==> flow/design.v <==
module conv1_buf #(
    parameter WIDTH     = 28,
    parameter HEIGHT    = 28,
    parameter DATA_BITS = 8
)(
    input                        clk,
    input                        rst_n,
    input                        valid_in,
    input  signed [DATA_BITS-1:0] data_in,
    output wire signed [DATA_BITS-1:0] data_out_0,  data_out_1,  data_out_2,  data_out_3,  data_out_4,
    output wire signed [DATA_BITS-1:0] data_out_5,  data_out_6,  data_out_7,  data_out_8,  data_out_9,
    output wire signed [DATA_BITS-1:0] data_out_10, data_out_11, data_out_12, data_out_13, data_out_14,
    output wire signed [DATA_BITS-1:0] data_out_15, data_out_16, data_out_17, data_out_18, data_out_19,
    output wire signed [DATA_BITS-1:0] data_out_20, data_out_21, data_out_22, data_out_23, data_out_24,
    output reg                   valid_out_buf
);
    reg [DATA_BITS-1:0] line1_regs [0:WIDTH-1];
    reg [DATA_BITS-1:0] line2_regs [0:WIDTH-1];
    reg [DATA_BITS-1:0] line3_regs [0:WIDTH-1];
    reg [DATA_BITS-1:0] line4_regs [0:WIDTH-1];
    reg [DATA_BITS-1:0] s0[0:4], s1[0:4], s2[0:4], s3[0:4], s4[0:4];
    reg [$clog2(WIDTH)-1:0]  col_cnt;
    reg [$clog2(HEIGHT)-1:0] row_cnt;
    integer i;
    always @(posedge clk) begin
        if (!rst_n) begin
            col_cnt <= 0;
            row_cnt <= 0;
            valid_out_buf <= 0; 
            for (i = 0; i < 5; i = i + 1) begin
                s0[i] <= 0; s1[i] <= 0; s2[i] <= 0; s3[i] <= 0; s4[i] <= 0;
            end
        end else if (valid_in) begin
            line4_regs[col_cnt] <= line3_regs[col_cnt];
            line3_regs[col_cnt] <= line2_regs[col_cnt];
            line2_regs[col_cnt] <= line1_regs[col_cnt];
            line1_regs[col_cnt] <= data_in;
            s4[0] <= line4_regs[col_cnt]; s4[1] <= s4[0]; s4[2] <= s4[1]; s4[3] <= s4[2]; s4[4] <= s4[3];
            s3[0] <= line3_regs[col_cnt]; s3[1] <= s3[0]; s3[2] <= s3[1]; s3[3] <= s3[2]; s3[4] <= s3[3];
            s2[0] <= line2_regs[col_cnt]; s2[1] <= s2[0]; s2[2] <= s2[1]; s2[3] <= s2[2]; s2[4] <= s2[3];
            s1[0] <= line1_regs[col_cnt]; s1[1] <= s1[0]; s1[2] <= s1[1]; s1[3] <= s1[2]; s1[4] <= s1[3];
            s0[0] <= data_in;             s0[1] <= s0[0]; s0[2] <= s0[1]; s0[3] <= s0[2]; s0[4] <= s0[3];
            if (col_cnt == WIDTH - 1) begin
                col_cnt <= 0;
                if (row_cnt == HEIGHT - 1) row_cnt <= 0;
                else row_cnt <= row_cnt + 1;
            end else begin
                col_cnt <= col_cnt + 1;
            end
            valid_out_buf <= (row_cnt >= 4) && (col_cnt >= 4 && col_cnt <= 27);
        end else begin
            valid_out_buf <= 1'b0;
        end
    end
    assign {data_out_0,  data_out_1,  data_out_2,  data_out_3,  data_out_4}  = {s4[4],s4[3],s4[2],s4[1],s4[0]};
    assign {data_out_5,  data_out_6,  data_out_7,  data_out_8,  data_out_9}  = {s3[4],s3[3],s3[2],s3[1],s3[0]};
    assign {data_out_10, data_out_11, data_out_12, data_out_13, data_out_14} = {s2[4],s2[3],s2[2],s2[1],s2[0]};
    assign {data_out_15, data_out_16, data_out_17, data_out_18, data_out_19} = {s1[4],s1[3],s1[2],s1[1],s1[0]};
    assign {data_out_20, data_out_21, data_out_22, data_out_23, data_out_24} = {s0[4],s0[3],s0[2],s0[1],s0[0]};
endmodule
module conv1_calc (
    input                       clk,
    input                       rst_n,
    input                       valid_out_buf,
    input    signed   [7:0]           data_out_0, data_out_1, data_out_2, data_out_3, data_out_4,
                                data_out_5, data_out_6, data_out_7, data_out_8, data_out_9,
                                data_out_10, data_out_11, data_out_12, data_out_13, data_out_14,
                                data_out_15, data_out_16, data_out_17, data_out_18, data_out_19,
                                data_out_20, data_out_21, data_out_22, data_out_23, data_out_24,
    output reg  signed [11:0]          conv_out_1, conv_out_2, conv_out_3,
    output reg                  valid_out_calc
);
    localparam P_STAGES = 7;  
       wire signed [7:0] b1 = 8'sh88;
       wire signed [7:0] b2 = 8'sh00;
       wire signed [7:0] b3 = 8'sh00;
    function signed [7:0] get_w1(input [4:0] addr);
        case(addr)
            5'd00: get_w1 = 8'sh00; 5'd01: get_w1 = 8'shcd; 5'd02: get_w1 = 8'shf9; 5'd03: get_w1 = 8'shef; 5'd04: get_w1 = 8'sh07; 
            5'd05: get_w1 = 8'sh43; 5'd06: get_w1 = 8'shef; 5'd07: get_w1 = 8'shdd; 5'd08: get_w1 = 8'shee; 5'd09: get_w1 = 8'sh13; 
            5'd10: get_w1 = 8'sh31; 5'd11: get_w1 = 8'sh38; 5'd12: get_w1 = 8'sh34; 5'd13: get_w1 = 8'sh19; 5'd14: get_w1 = 8'shfe; 
            5'd15: get_w1 = 8'sh11; 5'd16: get_w1 = 8'sh0c; 5'd17: get_w1 = 8'shfe; 5'd18: get_w1 = 8'shc8; 5'd19: get_w1 = 8'shb3; 
            5'd20: get_w1 = 8'shf0; 5'd21: get_w1 = 8'she1; 5'd22: get_w1 = 8'sh10; 5'd23: get_w1 = 8'sh3c; 5'd24: get_w1 = 8'sh7f; 
            default: get_w1 = 8'sh00;
        endcase
    endfunction
    function signed [7:0] get_w2(input [4:0] addr);
        case(addr)
            5'd00: get_w2 = 8'sh1e; 5'd01: get_w2 = 8'sh26; 5'd02: get_w2 = 8'sh24; 5'd03: get_w2 = 8'sh2e; 5'd04: get_w2 = 8'she6; 
            5'd05: get_w2 = 8'sh1b; 5'd06: get_w2 = 8'she2; 5'd07: get_w2 = 8'sh01; 5'd08: get_w2 = 8'sh21; 5'd09: get_w2 = 8'sh01; 
            5'd10: get_w2 = 8'sh2b; 5'd11: get_w2 = 8'shff; 5'd12: get_w2 = 8'sh15; 5'd13: get_w2 = 8'sh04; 5'd14: get_w2 = 8'sh0d; 
            5'd15: get_w2 = 8'sh0f; 5'd16: get_w2 = 8'she5; 5'd17: get_w2 = 8'she9; 5'd18: get_w2 = 8'shde; 5'd19: get_w2 = 8'sh2d; 
            5'd20: get_w2 = 8'shef; 5'd21: get_w2 = 8'shf2; 5'd22: get_w2 = 8'sh00; 5'd23: get_w2 = 8'sh13; 5'd24: get_w2 = 8'sh19; 
            default: get_w2 = 8'sh00;
        endcase
    endfunction
    function signed [7:0] get_w3(input [4:0] addr);
        case(addr)
            5'd00: get_w3 = 8'sh1f; 5'd01: get_w3 = 8'sh2f; 5'd02: get_w3 = 8'sh1e; 5'd03: get_w3 = 8'sh19; 5'd04: get_w3 = 8'sh17; 
            5'd05: get_w3 = 8'sh08; 5'd06: get_w3 = 8'sh03; 5'd07: get_w3 = 8'shfa; 5'd08: get_w3 = 8'sh0e; 5'd09: get_w3 = 8'sh28; 
            5'd10: get_w3 = 8'shbb; 5'd11: get_w3 = 8'sh35; 5'd12: get_w3 = 8'sh3f; 5'd13: get_w3 = 8'sh36; 5'd14: get_w3 = 8'sh05; 
            5'd15: get_w3 = 8'shc6; 5'd16: get_w3 = 8'shd5; 5'd17: get_w3 = 8'sh04; 5'd18: get_w3 = 8'shfb; 5'd19: get_w3 = 8'shea; 
            5'd20: get_w3 = 8'sh85; 5'd21: get_w3 = 8'sh80; 5'd22: get_w3 = 8'sh80; 5'd23: get_w3 = 8'sh80; 5'd24: get_w3 = 8'sh80; 
            default: get_w3 = 8'sh00;
        endcase
    endfunction
    reg [7:0] p_s0 [0:24]; 
    reg signed [15:0] product1_s1[0:24], product2_s1[0:24], product3_s1[0:24];
    reg signed [17:0] sum1_s2[0:12], sum2_s2[0:12], sum3_s2[0:12];
    reg signed [17:0] sum1_s3[0:6],  sum2_s3[0:6],  sum3_s3[0:6];
    reg signed [17:0] sum1_s4[0:3],  sum2_s4[0:3],  sum3_s4[0:3];
    reg signed [17:0] sum1_s5[0:1],  sum2_s5[0:1],  sum3_s5[0:1];
    reg signed [18:0] sum1_s6, sum2_s6, sum3_s6;
    reg [P_STAGES-1:0] valid_pipe;
    integer i;  
    always @(posedge clk) begin
        if (!rst_n) begin
            valid_pipe <= 0;
            valid_out_calc <= 0;
            conv_out_1 <= 0;
            conv_out_2 <= 0;
            conv_out_3 <= 0;
            for (i=0; i<25; i=i+1) begin p_s0[i] <= 0; product1_s1[i] <= 0; product2_s1[i] <= 0; product3_s1[i] <= 0; end
            for (i=0; i<13; i=i+1) begin sum1_s2[i] <= 0; sum2_s2[i] <= 0; sum3_s2[i] <= 0; end
            for (i=0; i<7; i=i+1)  begin sum1_s3[i] <= 0; sum2_s3[i] <= 0; sum3_s3[i] <= 0; end
            for (i=0; i<4; i=i+1)  begin sum1_s4[i] <= 0; sum2_s4[i] <= 0; sum3_s4[i] <= 0; end
            for (i=0; i<2; i=i+1)  begin sum1_s5[i] <= 0; sum2_s5[i] <= 0; sum3_s5[i] <= 0; end
            sum1_s6 <= 0; sum2_s6 <= 0; sum3_s6 <= 0;
        end else begin
            valid_pipe <= {valid_pipe[P_STAGES-2:0], valid_out_buf};
            valid_out_calc <= valid_pipe[P_STAGES-1];
            if (valid_out_buf) begin
                p_s0[0] <= data_out_0; p_s0[1] <= data_out_1; p_s0[2] <= data_out_2; p_s0[3] <= data_out_3; p_s0[4] <= data_out_4;
                p_s0[5] <= data_out_5; p_s0[6] <= data_out_6; p_s0[7] <= data_out_7; p_s0[8] <= data_out_8; p_s0[9] <= data_out_9;
                p_s0[10] <= data_out_10; p_s0[11] <= data_out_11; p_s0[12] <= data_out_12; p_s0[13] <= data_out_13; p_s0[14] <= data_out_14;
                p_s0[15] <= data_out_15; p_s0[16] <= data_out_16; p_s0[17] <= data_out_17; p_s0[18] <= data_out_18; p_s0[19] <= data_out_19;
                p_s0[20] <= data_out_20; p_s0[21] <= data_out_21; p_s0[22] <= data_out_22; p_s0[23] <= data_out_23; p_s0[24] <= data_out_24;
            end
            for (i = 0; i < 25; i = i + 1) begin
                product1_s1[i] <= $signed(p_s0[i]) * get_w1(i);
                product2_s1[i] <= $signed(p_s0[i]) * get_w2(i);
                product3_s1[i] <= $signed(p_s0[i]) * get_w3(i);
            end
            for (i = 0; i < 12; i = i + 1) begin
                sum1_s2[i] <= product1_s1[2*i] + product1_s1[2*i+1];
                sum2_s2[i] <= product2_s1[2*i] + product2_s1[2*i+1];
                sum3_s2[i] <= product3_s1[2*i] + product3_s1[2*i+1];
            end
            sum1_s2[12] <= product1_s1[24]; sum2_s2[12] <= product2_s1[24]; sum3_s2[12] <= product3_s1[24];
            for (i = 0; i < 6; i = i + 1) begin
                sum1_s3[i] <= sum1_s2[2*i] + sum1_s2[2*i+1];
                sum2_s3[i] <= sum2_s2[2*i] + sum2_s2[2*i+1];
                sum3_s3[i] <= sum3_s2[2*i] + sum3_s2[2*i+1];
            end
            sum1_s3[6] <= sum1_s2[12]; sum2_s3[6] <= sum2_s2[12]; sum3_s3[6] <= sum3_s2[12];
            sum1_s4[0] <= sum1_s3[0] + sum1_s3[1]; sum1_s4[1] <= sum1_s3[2] + sum1_s3[3]; sum1_s4[2] <= sum1_s3[4] + sum1_s3[5]; sum1_s4[3] <= sum1_s3[6];
            sum2_s4[0] <= sum2_s3[0] + sum2_s3[1]; sum2_s4[1] <= sum2_s3[2] + sum2_s3[3]; sum2_s4[2] <= sum2_s3[4] + sum2_s3[5]; sum2_s4[3] <= sum2_s3[6];
            sum3_s4[0] <= sum3_s3[0] + sum3_s3[1]; sum3_s4[1] <= sum3_s3[2] + sum3_s3[3]; sum3_s4[2] <= sum3_s3[4] + sum3_s3[5]; sum3_s4[3] <= sum3_s3[6];
            sum1_s5[0] <= sum1_s4[0] + sum1_s4[1]; sum1_s5[1] <= sum1_s4[2] + sum1_s4[3];
            sum2_s5[0] <= sum2_s4[0] + sum2_s4[1]; sum2_s5[1] <= sum2_s4[2] + sum2_s4[3];
            sum3_s5[0] <= sum3_s4[0] + sum3_s4[1]; sum3_s5[1] <= sum3_s4[2] + sum3_s4[3];
            sum1_s6 <= sum1_s5[0] + sum1_s5[1];
            sum2_s6 <= sum2_s5[0] + sum2_s5[1];
            sum3_s6 <= sum3_s5[0] + sum3_s5[1];
            if (valid_pipe[P_STAGES-1]) begin
                conv_out_1 <= ($signed(sum1_s6) >>> 7) + b1;
                conv_out_2 <= ($signed(sum2_s6) >>> 7) + b2;
                conv_out_3 <= ($signed(sum3_s6) >>> 7) + b3;
            end 
        end
    end
endmodule
 module conv1_layer (
   input clk,
   input rst_n,
   input valid_in,
   input signed [7:0] data_in,
   output signed [11:0] conv_out_1, conv_out_2, conv_out_3,
   output valid_out_conv
 );
 wire signed [7:0] data_out_0, data_out_1, data_out_2, data_out_3, data_out_4,
  data_out_5, data_out_6, data_out_7, data_out_8, data_out_9,
  data_out_10, data_out_11, data_out_12, data_out_13, data_out_14,
  data_out_15, data_out_16, data_out_17, data_out_18, data_out_19,
  data_out_20, data_out_21, data_out_22, data_out_23, data_out_24;
 wire valid_out_buf;
 conv1_buf #(.WIDTH(28), .HEIGHT(28), .DATA_BITS(8)) conv1_buf(
   .clk(clk),
   .rst_n(rst_n),
   .valid_in(valid_in),
   .data_in(data_in),
   .data_out_0(data_out_0),
   .data_out_1(data_out_1),
   .data_out_2(data_out_2),
   .data_out_3(data_out_3),
   .data_out_4(data_out_4),
   .data_out_5(data_out_5),
   .data_out_6(data_out_6),
   .data_out_7(data_out_7),
   .data_out_8(data_out_8),
   .data_out_9(data_out_9),
   .data_out_10(data_out_10),
   .data_out_11(data_out_11),
   .data_out_12(data_out_12),
   .data_out_13(data_out_13),
   .data_out_14(data_out_14),
   .data_out_15(data_out_15),
   .data_out_16(data_out_16),
   .data_out_17(data_out_17),
   .data_out_18(data_out_18),
   .data_out_19(data_out_19),
   .data_out_20(data_out_20),
   .data_out_21(data_out_21),
   .data_out_22(data_out_22),
   .data_out_23(data_out_23),
   .data_out_24(data_out_24),
   .valid_out_buf(valid_out_buf)
 );
 conv1_calc conv1_calc(
   .clk(clk),
   .rst_n(rst_n),
   .valid_out_buf(valid_out_buf),
   .data_out_0(data_out_0),
   .data_out_1(data_out_1),
   .data_out_2(data_out_2),
   .data_out_3(data_out_3),
   .data_out_4(data_out_4),
   .data_out_5(data_out_5),
   .data_out_6(data_out_6),
   .data_out_7(data_out_7),
   .data_out_8(data_out_8),
   .data_out_9(data_out_9),
   .data_out_10(data_out_10),
   .data_out_11(data_out_11),
   .data_out_12(data_out_12),
   .data_out_13(data_out_13),
   .data_out_14(data_out_14),
   .data_out_15(data_out_15),
   .data_out_16(data_out_16),
   .data_out_17(data_out_17),
   .data_out_18(data_out_18),
   .data_out_19(data_out_19),
   .data_out_20(data_out_20),
   .data_out_21(data_out_21),
   .data_out_22(data_out_22),
   .data_out_23(data_out_23),
   .data_out_24(data_out_24),
   .conv_out_1(conv_out_1),
   .conv_out_2(conv_out_2),
   .conv_out_3(conv_out_3),
   .valid_out_calc(valid_out_conv)
 );
 endmodule
Hand-over note for conv1_layer

From RTL to reports: conv1_layer
Tool output for the design above before and after an edit, in the order of the flow.
"before" refers to lines of the RTL above, "after" to lines of the edited file.
"change": "after" minus "before" as printed here.
Library cell names are shortened.
The mark -- stands for no value.

set-up
  top = conv1_layer
  clock input = clk
  standard-cell library = sky130hd
  library corner = tt_025C_1v80

The edit
Unified diff, file above to edited file.
The edited RTL no longer does the same as the RTL above: the edit was made by script, with no optimisation intended.

begin of diff
@@ -126,5 +126,5 @@
             for (i=0; i<4; i=i+1)  begin sum1_s4[i] <= 0; sum2_s4[i] <= 0; sum3_s4[i] <= 0; end
             for (i=0; i<2; i=i+1)  begin sum1_s5[i] <= 0; sum2_s5[i] <= 0; sum3_s5[i] <= 0; end
-            sum1_s6 <= 0; sum2_s6 <= 0; sum3_s6 <= 0;
+            sum2_s6 <= 0; sum3_s6 <= 0;
         end else begin
             valid_pipe <= {valid_pipe[P_STAGES-2:0], valid_out_buf};
@@ -160,5 +160,4 @@
             sum2_s5[0] <= sum2_s4[0] + sum2_s4[1]; sum2_s5[1] <= sum2_s4[2] + sum2_s4[3];
             sum3_s5[0] <= sum3_s4[0] + sum3_s4[1]; sum3_s5[1] <= sum3_s4[2] + sum3_s4[3];
-            sum1_s6 <= sum1_s5[0] + sum1_s5[1];
             sum2_s6 <= sum2_s5[0] + sum2_s5[1];
             sum3_s6 <= sum3_s5[0] + sum3_s5[1];
@@ -170,4 +169,5 @@
         end
     end
+    always @(*) sum1_s6 = sum1_s5[0] + sum1_s5[1];
 endmodule
  module conv1_layer (
end of diff

After elaboration
Yosys after proc, flatten, opt, wreduce and memory -nomap, before mapping. Print and check cells are not counted.
Yosys's memory passes give these memory sizes; they may raise the number of words (mostly to a power of two), join words into wider ones and drop unused or constant bits.

cells by class
  element                           before  after  change
  muxes and demuxes                 20      20     0
  order comparisons                 3       3      0
  multiply operators                59      59     0
  reductions and logical operators  5       5      0
  equal/unequal tests               2       2      0
  $add $sub $neg                    81      81     0

operator list
  kind                                                                                  before  after  change
  16-bit by 16-bit adder with 17-bit output                                             28      28     0
  18-bit adder                                                                          28      28     0
  8-bit by 6-bit multiplier with 14-bit output (second input constant)                  21      21     0
  8-bit by 5-bit multiplier with 13-bit output (second input constant)                  11      11     0
  8-bit by 7-bit multiplier with 15-bit output (second input constant)                  10      10     0
  5-bit 2-to-1 mux                                                                      10      10     0
  8-bit by 4-bit multiplier with 12-bit output (second input constant)                  9       9      0
  8-bit 2-to-1 mux                                                                      8       8      0
  8-bit by 8-bit multiplier with 16-bit output (second input constant)                  5       5      0
  8-bit negation with 9-bit output                                                      4       4      0
  18-bit by 18-bit adder with 19-bit output                                             3       3      0
  8-bit by 3-bit multiplier with 11-bit output (second input constant)                  3       3      0
  16-bit by 10-bit adder with 17-bit output                                             2       2      0
  16-bit by 8-bit adder with 17-bit output                                              2       2      0
  18-bit by 14-bit adder with 18-bit output                                             2       2      0
  18-bit by 16-bit adder with 18-bit output                                             2       2      0
  5-bit by 1-bit adder with 5-bit output (second input constant)                        2       2      0
  5-bit == test (second input constant)                                                 2       2      0
  5-bit by 3-bit greater-or-equal comparator with 1-bit output (second input constant)  2       2      0
  1-bit logical AND                                                                     2       2      0
  1-bit 2-to-1 mux                                                                      2       2      0
  8-bit negation with 15-bit output                                                     2       2      0
  2-bit AND reduction                                                                   2       2      0
  12-bit by 16-bit adder with 17-bit output                                             1       1      0
  12-bit by 8-bit adder with 12-bit output (second input constant)                      1       1      0
  15-bit by 18-bit adder with 18-bit output                                             1       1      0
  16-bit by 11-bit adder with 17-bit output                                             1       1      0
  5-bit less-or-equal comparator (second input constant)                                1       1      0

The list need not be complete.

word-level totals
  element                          before  after  change
  bits in registers                2906    2887   -19
  word-level cells                 385     384    -1
  memory cells                     4       4      0
  output and inout bits            37      37     0
  word width x clocked read ports  32      32     0
  input port bits                  11      11     0
  bits in writable memories        896     896    0

memory list
  element                                       before                                                                                                                              after
  shape (words x width / read and write ports)  conv1_buf.line1_regs 28x8 r1 w1; conv1_buf.line2_regs 28x8 r1 w1; conv1_buf.line3_regs 28x8 r1 w1; conv1_buf.line4_regs 28x8 r1 w1  conv1_buf.line1_regs 28x8 r1 w1; conv1_buf.line2_regs 28x8 r1 w1; conv1_buf.line3_regs 28x8 r1 w1; conv1_buf.line4_regs 28x8 r1 w1

Longest topological paths
Yosys ltp: most cells in a row. Word level: on the elaborated netlist, between registers, memories and ports. Mapped: between sequential cells and ports; inverters and the memories' decode and read muxes count.

depth
  element                       before  after  change
  depth after elaboration       4       4      0
  ABC_AREA                      0       0      --
  depth in mapped cells         19      20     +1
  mapped depth without buffers  19      20     +1

Mapped cells and area
The flow's flattened synthesis, as Yosys stat reports it; memories are mapped. The netlist is that of the ABC_AREA named above (0 if unset); the other value can give another one.

synthesis totals
  element                  before    after     change
  buffers                  475       456       -19
  sequential area (sq um)  79756.5   79516.3   -240.2
  flip-flops               3536      3524      -12
  mapped area (sq um)      191866.5  189152.7  -2713.8
  cells in the netlist     18217     17896     -321

cells by type
  cell      before  after  change
  inv_1     1578    1768   +190
  nor2_1    2263    2124   -139
  o21bai_1  62      192    +130
  o21ai_0   582     454    -128
  a21o_1    524     399    -125
  o21a_1    228     131    -97
  xnor2_1   690     785    +95
  xor2_1    509     432    -77
  nand3_1   98      161    +63
  a211oi_1  114     76     -38
  and2_1    509     545    +36
  nor3_1    400     430    +30
  buf_1     16      45     +29
  clkbuf_1  417     391    -26
  or3_1     52      76     +24
  nand2_1   544     521    -23
  a31oi_1   135     114    -21
  a22oi_1   23      2      -21

The list need not be complete.
By module: a second synthesis without flattening, with its own total; a netlist apart from the flattened one above.

unflattened totals
  element                                  before    after     change
  cell total of the unflattened synthesis  18923     18447     -476
  area (unflattened synthesis) (sq um)     195766.5  190694.1  -5072.4

Each row is one instance without its submodules.

by module, before
  module       sequential area (sq um)  cells  area (sq um)  times used
  conv1_calc   48526.5                  16384  152885.4      1
  conv1_buf    31230.0                  2539   42881.1       1
  conv1_layer  0.0                      0      0.0           1

by module, after
  module       sequential area (sq um)  cells  area (sq um)  times used
  conv1_calc   48286.3                  15921  147806.8      1
  conv1_buf    31230.0                  2526   42887.4       1
  conv1_layer  0.0                      0      0.0           1

Timing after synthesis
Path of least setup slack by OpenSTA after synthesis, without wires, with an ideal clock, recovery checks aside; 20% of the period is set as input and as output delay. Where synthesis merged equal registers, the netlist keeps one of their names.

timing path after synthesis
  element                              before                           after                            change
  kind                                 flip-flop to flip-flop           flip-flop to flip-flop           --
  start                                register conv1_calc.p_s0[24][7]  register conv1_calc.p_s0[24][7]  --
  end                                  register (name not given)        register (name not given)        --
  path buffers                         2                                1                                -1
  slack (ns)                           -0.084                           0.302                            +0.386
  driving pins on the path             20                               17                               -3
  launch time at the first pin (ns)    0.000                            0.000                            0.000
  setup time (ns)                      0.128                            0.128                            0.000
  path delay (ns)                      5.084                            4.699                            -0.385
  data required time (ns)              4.872                            4.872                            0.000
  period (ns)                          5.0                              5.0                              0.0
  arrival (ns)                         4.956                            4.571                            -0.385
  period reached after synthesis (ns)  5.084                            4.698                            -0.386

"path delay" = arrival - input delay + setup time.
"driving pins on the path" counts driving pins, that of a launching flip-flop among them; a cell with two outputs on the path counts twice.
"period reached after synthesis" is the clock period less the worst setup slack; recovery checks do not enter. This is arithmetic on one report: input and output delays are still those of the set period (20% each).
The rows between start and end are the longest chain of elaborated cells between them; the timing report does not say that the signal goes this way. Where chains are equally long, one stands for them.
Each line given opens the expression or statement behind the cell; cells for indexed reads and writes are added by Yosys, which also makes memories of some case tables.

between the ends, after synthesis, before
  cell sequence = dfxtp_1 > clkbuf_1 > buf_1 > inv_1 > ha_1 > xnor2_1 > fa_1 > inv_1 > fa_1 > inv_1 > fa_1 > inv_1 > ha_1 > a21o_1 > a21o_1 > a21o_1 > a21o_1 > a31oi_1 > xnor2_1 > nor2_1
  length of the longest elaborated chain = 1
  elaborated cells between the ends (all ways) = 1
  RTL lines with such cells = 1
  classes of those cells = mul: 1

ends and longest elaborated chain, after synthesis, before
  element                                       RTL line  RTL
  start, declared                               107       reg [7:0] p_s0 [0:24];
  start, assigned                               123
  start, assigned                               137       p_s0[20] <= data_out_20; p_s0[21] <= data_out_21; p_s0[22] <= data_out_22; p_s0[23] <= data_out_23; p_s0[24] < ...
  8-bit by 8-bit multiplier with 16-bit output  140
  end, assigned                                 123
  end, assigned                                 140
  end, declared                                 108

between the ends, after synthesis, after
  cell sequence = dfxtp_1 > buf_1 > inv_1 > ha_1 > xnor2_1 > fa_1 > inv_1 > fa_1 > inv_1 > fa_1 > inv_1 > ha_1 > o21a_1 > o31a_1 > o41ai_1 > xnor2_1 > nor2_1
  length of the longest elaborated chain = 1
  elaborated cells between the ends (all ways) = 1
  RTL lines with such cells = 1
  classes of those cells = mul: 1

ends and longest elaborated chain, after synthesis, after
  element                                       RTL line  RTL
  start, declared                               107       reg [7:0] p_s0 [0:24];
  start, assigned                               123
  start, assigned                               137       p_s0[20] <= data_out_20; p_s0[21] <= data_out_21; p_s0[22] <= data_out_22; p_s0[23] <= data_out_23; p_s0[24] < ...
  8-bit by 8-bit multiplier with 16-bit output  140
  end, assigned                                 123
  end, assigned                                 140
  end, declared                                 108

Path in the finished layout
Path of least setup slack in the final report of each run of pair 1 (OpenROAD, finished layout, wires in). Where an end is a register, its clock arrival counts in the times.

timing path after layout
  element                            before                          after                            change
  kind                               flip-flop to flip-flop          flip-flop to flip-flop           --
  start                              register conv1_calc.p_s0[6][2]  register conv1_calc.p_s0[24][3]  --
  end                                register (name not given)       register (name not given)        --
  period (ns)                        5.0                             5.0                              0.0
  launch time at the first pin (ns)  0.93                            0.95                             +0.02
  slack (ns)                         0.45                            0.39                             -0.06
  path buffers                       0                               0                                0
  arrival (ns)                       5.35                            5.43                             +0.08
  setup time (ns)                    0.13                            0.12                             -0.01
  data required time (ns)            5.80                            5.83                             +0.03
  driving pins on the path           18                              18                               0

The rows between start and end are the longest chain of elaborated cells between them; the timing report does not say that the signal goes this way. Where chains are equally long, one stands for them.

between the ends, after layout, before
  cell sequence = dfxtp_1 > inv_1 > fa_1 > inv_1 > ha_1 > fa_1 > inv_1 > fa_1 > inv_1 > ha_1 > a21o_1 > a21oi_1 > o21ai_0 > a2111oi_1 > nor3_1 > a31oi_1 > xnor2_1 > nor2_1
  length of the longest elaborated chain = 1
  elaborated cells between the ends (all ways) = 1
  RTL lines with such cells = 1
  classes of those cells = mul: 1

ends and longest elaborated chain, after layout, before
  element                                       RTL line  RTL
  start, declared                               107       reg [7:0] p_s0 [0:24];
  start, assigned                               123
  start, assigned                               134       p_s0[5] <= data_out_5; p_s0[6] <= data_out_6; p_s0[7] <= data_out_7; p_s0[8] <= data_out_8; p_s0[9] <= data_ou ...
  8-bit by 6-bit multiplier with 14-bit output  140
  end, assigned                                 123
  end, assigned                                 140
  end, declared                                 108

between the ends, after layout, after
  cell sequence = dfxtp_1 > fa_1 > inv_1 > fa_1 > inv_1 > fa_1 > inv_1 > fa_1 > inv_1 > ha_1 > a21boi_0 > o21ai_0 > a21boi_0 > o21ai_0 > a21oi_1 > o41ai_1 > xnor2_1 > nor2_1
  length of the longest elaborated chain = 1
  elaborated cells between the ends (all ways) = 1
  RTL lines with such cells = 1
  classes of those cells = mul: 1

ends and longest elaborated chain, after layout, after
  element                                       RTL line  RTL
  start, declared                               107       reg [7:0] p_s0 [0:24];
  start, assigned                               123
  start, assigned                               137       p_s0[20] <= data_out_20; p_s0[21] <= data_out_21; p_s0[22] <= data_out_22; p_s0[23] <= data_out_23; p_s0[24] < ...
  8-bit by 8-bit multiplier with 16-bit output  140
  end, assigned                                 123
  end, assigned                                 140
  end, declared                                 108

Layout results
Both versions went through the flow (Yosys, OpenROAD) with the same settings in each pair. Constraints: input delay and output delay 20% of the set period each, output load 0.01 pF.

flow settings, pair 1
  CORE_UTILIZATION = 40
  period_ns = 5.0
  CAP_MARGIN = 20
  CORE_MARGIN = 2
  SLEW_MARGIN = 20

results, pair 1
  element                                  before    after     change
  chip area in the Yosys report (sq um)    191866.5  189152.7  -2713.8
  standard-cell area after layout (sq um)  213903.0  210996.0  -2907.0
  period reached (ns)                      4.554     4.605     +0.051
  die area (sq um)                         485224.0  478400.0  -6824.0
  lowest hold slack (ns)                   0.416     0.395     -0.021
  utilization after layout (%)             44.8      44.8      0.0
  setup slack of the critical path (ns)    0.446     0.395     -0.051
  total negative slack (ns)                0.000     0.000     0.000
  total power after layout (W)             0.060372  0.060768  +0.000396

flow settings, pair 2
  CELL_PAD_IN_SITES_GLOBAL_PLACEMENT = 2
  CORE_UTILIZATION = 33
  CTS_CLUSTER_DIAMETER = 226
  CTS_CLUSTER_SIZE = 19
  GPL_TIMING_DRIVEN = 0
  HOLD_SLACK_MARGIN = 0.14
  MAX_ROUTING_LAYER = met5
  PLACE_DENSITY_LB_ADDON = 0.12
  SETUP_SLACK_MARGIN = 0.41
  period_ns = 3.63
  CAP_MARGIN = 20
  CORE_MARGIN = 2
  SLEW_MARGIN = 20

results, pair 2
  element                                  before    after     change
  chip area in the Yosys report (sq um)    191866.5  189152.7  -2713.8
  standard-cell area after layout (sq um)  224957.0  221370.0  -3587.0
  period reached (ns)                      4.307     4.469     +0.162
  die area (sq um)                         587530.0  579266.0  -8264.0
  lowest hold slack (ns)                   0.200     0.257     +0.057
  utilization after layout (%)             38.8      38.7      -0.1
  setup slack of the critical path (ns)    -0.677    -0.839    -0.162
  total negative slack (ns)                -14.097   -20.167   -6.070
  total power after layout (W)             0.0696    0.06898   -0.00062

"period reached": clock period set for the run, less the worst setup slack. It is reckoned from that one timing run; input and output delays stay at 20% of the period that was set.
"total power after layout" rests on the timing tool's default activity at the inputs, not on a simulated workload.

End of note.
